==> flow/design.v <==
`timescale 1ns/1ps
module top(
	input clk,
	input rst,
	input valid,
	input dir,
	input signed [31:0] n,
	output [31:0] zeroCount,
	output signed [31:0] xOut
);
	reg signed [31:0] xReg;
	wire signed [31:0] xNext;
	always @(posedge clk or posedge rst)begin
		if(rst) xReg<=32'sd50;
		else if(valid) xReg<=xNext;
	end
	assign xOut=xReg;
	wire signed[31:0] signedN;
	assign signedN=dir? n: -n;
	wire signed [31:0] addOut;
	wire signed [31:0] modOut;
	wire signed [31:0] normOut;
	wire zeroHit;
	adder uAdd(.a(xReg), .b(signedN), .sum(addOut));
	modulo uMod(.in(addOut), .out(modOut));
	normalize uNorm(.in(modOut), .out(normOut));
	comparator uCmp(.in(normOut), .zero(zeroHit));
	assign xNext=normOut;
	counter uCnt(
		.clk(clk),
		.rst(rst),
		.inc(valid&zeroHit),
		.count(zeroCount)
	);
endmodule
module adder(
	input signed [31:0] a,
	input signed [31:0] b,
	output signed [31:0] sum
);
	assign sum=a+b;
endmodule
module modulo(
	input signed [31:0] in,
	output signed [31:0] out
);
	assign out=in%100;
endmodule
module normalize(
	input signed [31:0] in,
	output signed [31:0] out
);
	assign out=(in<0)? (in+100): in;
endmodule
module comparator(
	input signed [31:0] in,
	output zero
);
	assign zero = (in==0);
endmodule
module counter(
	input clk,
	input rst,
	input inc,
	output reg [31:0] count
);
	always @(posedge clk or posedge rst)begin
		if(rst) count<=32'd0;
		else if(inc) count<=count+1;
	end
endmodule
Step by step through the tools: top
What the tools print for top, step after step.
Lines are those of the file above, counted from 1.
Library cell names are shortened.
Not given: --

inputs
  top module = top
  clock port = clk
  cell library = sky130hd
  timing corner = tt_025C_1v80

After elaboration
Counts by Yosys on the flattened word-level netlist (proc, flatten, opt, wreduce; memories kept). Register bits leave out memories and registers merged into their read ports (data or address); mux counts leave out enables and synchronous resets folded into registers. Print and check cells are left out. Cells with the same type and inputs are merged into one.

cells by class
  order comparisons = 1
  reductions and logical operators = 1
  bitwise logic cells = 1
  add/subtract/negate cells = 4
  mux-type cells = 2
  div/mod/pow operators = 1

operators with widths
  kind                                                          count
  remainder unit 32 x 8 -> 32 bit (second input constant)       1
  two-way mux 32 bit                                            2
  adder 32 x 1 -> 32 bit (second input constant)                1
  less-than comparator 32 x 1 -> 1 bit (second input constant)  1
  adder 32 bit                                                  1
  adder 32 x 8 -> 32 bit (second input constant)                1
  negation 32 bit                                               1
  logical NOT 32 bit                                            1
  AND 1 bit                                                     1

bit counts
  output and inout bits = 64
  bits in registers = 64
  word-level cells = 12

Depth
Longest topological path by Yosys (ltp), each cell counted once; first at word level (registers and memories cut), then after technology mapping (sequential cells cut; the memories' decode and read muxes count).

logic depth
  depth in word-level cells = 8
  ABC_AREA = 0
  mapped depth = 93
  depth with buffers taken out = 82

Netlist
Yosys stat after the flow's synthesis: flattened, memories mapped to cells. It holds for the ABC_AREA given above (unset counts as 0); a run with the other value may have another netlist.

cell types
  cell       count  area in all (µm²)
  dfrtp_1    61     1.53E+03
  a2111oi_4  33     908.371
  xor2_1     88     770.739
  nor2_1     203    761.981
  xnor2_1    68     595.571
  a21oi_1    113    565.542
  nand2_1    131    491.722
  ha_1       39     487.968
  o21ai_0    69     345.331
  nand3_1    58     290.278
  nor3_1     54     270.259
  nand4_1    40     250.24
  a21o_1     30     225.216
  mux2_2     20     225.216
  a31oi_1    34     212.704
  and3_1     33     206.448
  o211ai_1   27     202.694
  and2_1     29     181.424

Other cell types: 123; their cells: 600.

mapped netlist
  sequential part of the area = 1605.3 µm²
  mapped flip-flops = 64
  mapped cells = 1730
  cell area after synthesis = 13635.6 µm²
  buffer cells = 67

The figures by module come from a second, unflattened synthesis with its own total; it is not the netlist above.

unflattened totals
  cell total of the unflattened synthesis = 1786
  area total of the unflattened synthesis = 13875.8 µm²

Each row is one instance without its submodules.

by module
  module      cells  area (µm²)  sequential area (µm²)  times used
  modulo      1105   7614.8      0.0                    1
  adder       275    2045.7      0.0                    1
  top         184    1974.4      804.5                  1
  counter     126    1510.2      800.8                  1
  normalize   85     658.1       0.0                    1
  comparator  11     72.6        0.0                    1

Path before layout
Source: OpenSTA report_checks on the synthesized netlist (no wires, ideal clock, input and output delay 20% of the period each), path of least setup slack; recovery checks are left aside. Register names are those of the netlist, which keeps one name where synthesis merged equal registers.

timing post-synthesis
  path type = input -> register
  from = input n[12]
  to = register uCnt.count[10]
  delay of the path = 20.638 ns
  data required time = 33.865 ns
  setup time = 0.135 ns
  setup slack = 6.562 ns
  path buffers = 5
  arrival time = 27.303 ns
  stages on the path = 83
  period = 34.0 ns
  synthesis period reached = 27.438 ns

"delay of the path" is the arrival time less input delay plus setup time.
"stages on the path": output pins that drive a net of the path, with the launching flip-flop's if there is one; two outputs of one cell count as two.
"synthesis period reached" is the clock period less the worst setup slack; recovery checks do not enter. This is arithmetic on one report: input and output delays are still those of the set period (20% each).
Between the ends stands the longest chain of elaborated cells between them, by number of cells; it is not shown to be the way that was timed. Of several equally long chains one is given.
Each line given opens the expression or statement behind the cell; cells for indexed reads and writes are added by Yosys, which also makes memories of some case tables.

on the way, post-synthesis
  cells stage by stage = or4_1 -> or4_1 -> nor2b_1 -> nor3b_1 -> a21o_1 -> o21ai_0 -> xor2_1 -> ha_1 -> clkbuf_1 -> a21o_1 -> a2111oi_0 -> a21oi_1 -> a21oi_1 -> xor2_1 -> nand4b_1 -> a2111oi_4 -> a221oi_4 -> maj3_2 -> (+47 left out) -> maj3_1 -> xnor2_1 -> a21o_1 -> or4_1 -> and4_1 -> buf_4 -> o211ai_2 -> nand2_1 -> o221a_2 -> o21a_1 -> or2_1 -> ha_1 -> a21oi_1 -> mux2_2 -> o21ai_4 -> buf_6 -> a2111oi_4 -> xor2_1
  length of the longest elaborated chain = 8

ends and longest elaborated chain, post-synthesis
  element                          RTL line  source
  start, declared                  7         input signed [31:0] n,
  negation 32 bit                  19        assign signedN=dir? n: -n;
  two-way mux 32 bit               19
  adder 32 bit                     41        assign sum=a+b;
  remainder unit 32 x 8 -> 32 bit  47        assign out=in%100;
  adder 32 x 8 -> 32 bit           53        assign out=(in<0)? (in+100): in;
  two-way mux 32 bit               53
  logical NOT 32 bit               59        assign zero = (in==0);
  AND 1 bit                        32        .inc(valid&zeroHit),
  end, assigned                    68        if(rst) count<=32'd0;
  end, assigned                    69        else if(inc) count<=count+1;
  end, declared                    65        output reg [31:0] count

Path in the finished layout
Path of least setup slack in the final report of flow run A (OpenROAD, finished layout, wires in). Where an end is a register, its clock arrival counts in the times.

timing after layout
  path type = input -> register
  from = input n[6]
  to = register uCnt.count[11]
  arrival time = 32.63 ns
  data required time = 34.20 ns
  setup slack = 1.56 ns
  setup time = 0.13 ns
  path buffers = 8
  stages on the path = 84
  period = 34.0 ns

Between the ends stands the longest chain of elaborated cells between them, by number of cells; it is not shown to be the way that was timed. Of several equally long chains one is given.

on the way, after layout
  cells stage by stage = clkdlybuf4s50_1 -> or4_4 -> or4b_4 -> nor4_4 -> nor2_1 -> xnor2_1 -> ha_1 -> clkbuf_1 -> nand4_1 -> a2111oi_2 -> mux2i_1 -> o21ai_1 -> nor4_4 -> nand4_1 -> nand2b_1 -> buf_1 -> a211o_1 -> a2bb2oi_2 -> (+48 left out) -> maj3_1 -> xnor2_1 -> a21o_1 -> or4_1 -> and4_1 -> buf_4 -> o211ai_2 -> nand2_1 -> o221a_2 -> o21a_1 -> or2_1 -> ha_1 -> a21oi_1 -> mux2_2 -> o21ai_4 -> buf_6 -> a2111oi_4 -> xor2_1
  length of the longest elaborated chain = 8

ends and longest elaborated chain, after layout
  element                          RTL line  source
  start, declared                  7         input signed [31:0] n,
  negation 32 bit                  19        assign signedN=dir? n: -n;
  two-way mux 32 bit               19
  adder 32 bit                     41        assign sum=a+b;
  remainder unit 32 x 8 -> 32 bit  47        assign out=in%100;
  adder 32 x 8 -> 32 bit           53        assign out=(in<0)? (in+100): in;
  two-way mux 32 bit               53
  logical NOT 32 bit               59        assign zero = (in==0);
  AND 1 bit                        32        .inc(valid&zeroHit),
  end, assigned                    68        if(rst) count<=32'd0;
  end, assigned                    69        else if(inc) count<=count+1;
  end, declared                    65        output reg [31:0] count

Subject: flow runs of top

Hi,

Stored flow runs of top (3 of them; Yosys, OpenROAD, sky130hd). They differ in their settings and are not a sequence. Constraints: input delay and output delay 20% of the set period each, output load 0.01 pF.
"achieved clock period (ns)": clock period set for the run, less the worst setup slack. It is reckoned from that one timing run; input and output delays stay at 20% of the period that was set.
"worst setup path time (ns)" means the part of the period allowed to the worst setup path (the constraints hold back 20% at inputs and 20% at outputs) less its slack; where the path has registers, the arrival times of their clocks count too.

settings of flow run A
{
  "CAP_MARGIN": 10,
  "CORE_ASPECT_RATIO": 0.73,
  "CORE_MARGIN": 5,
  "CORE_UTILIZATION": 37,
  "CTS_CLUSTER_DIAMETER": 43,
  "GPL_TIMING_DRIVEN": 0,
  "HOLD_SLACK_MARGIN": -0.05,
  "MAX_ROUTING_LAYER": "met4",
  "MIN_ROUTING_LAYER": "met2",
  "SLEW_MARGIN": 20,
  "TNS_END_PERCENT": 5,
  "period_ns": 34.0
}
report of flow run A
yosys chip area after synthesis (um^2): 13635.6
finish__design__die__area: 40839.9
finish__design__instance__area__stdcell: 15626.2
finish__design__instance__utilization: 0.4265
finish__timing__setup__ws: 1.565
finish__timing__setup__tns: 0.000
finish__timing__hold__ws: 0.485
achieved clock period (ns): 32.435
worst setup path time (ns): 25.64
worst setup path kind: input -> register

settings of flow run B
{
  "CAP_MARGIN": 10,
  "CELL_PAD_IN_SITES_DETAIL_PLACEMENT": 1,
  "CORE_ASPECT_RATIO": 0.73,
  "CORE_MARGIN": 5,
  "CORE_UTILIZATION": 21,
  "CTS_CLUSTER_DIAMETER": 306,
  "GPL_TIMING_DRIVEN": 0,
  "HOLD_SLACK_MARGIN": -0.05,
  "MAX_ROUTING_LAYER": "met4",
  "MIN_ROUTING_LAYER": "met2",
  "PLACE_DENSITY_LB_ADDON": 0.23,
  "SLEW_MARGIN": 10,
  "TNS_END_PERCENT": 5,
  "period_ns": 34.0
}
report of flow run B
yosys chip area after synthesis (um^2): 13635.6
finish__design__die__area: 70190.9
finish__design__instance__area__stdcell: 16138.0
finish__design__instance__utilization: 0.2520
finish__timing__setup__ws: 1.518
finish__timing__setup__tns: 0.000
finish__timing__hold__ws: 0.480
achieved clock period (ns): 32.481
worst setup path time (ns): 25.68
worst setup path kind: input -> register

settings of flow run C
{
  "CAP_MARGIN": 35,
  "CELL_PAD_IN_SITES_GLOBAL_PLACEMENT": 1,
  "CORE_UTILIZATION": 69,
  "GPL_TIMING_DRIVEN": 1,
  "HOLD_SLACK_MARGIN": 0.07,
  "PLACE_DENSITY_LB_ADDON": 0.17,
  "SETUP_SLACK_MARGIN": -2.0,
  "period_ns": 38.8,
  "CORE_MARGIN": 2,
  "SLEW_MARGIN": 20
}
report of flow run C: did not finish, place, FLW-0024

Regards
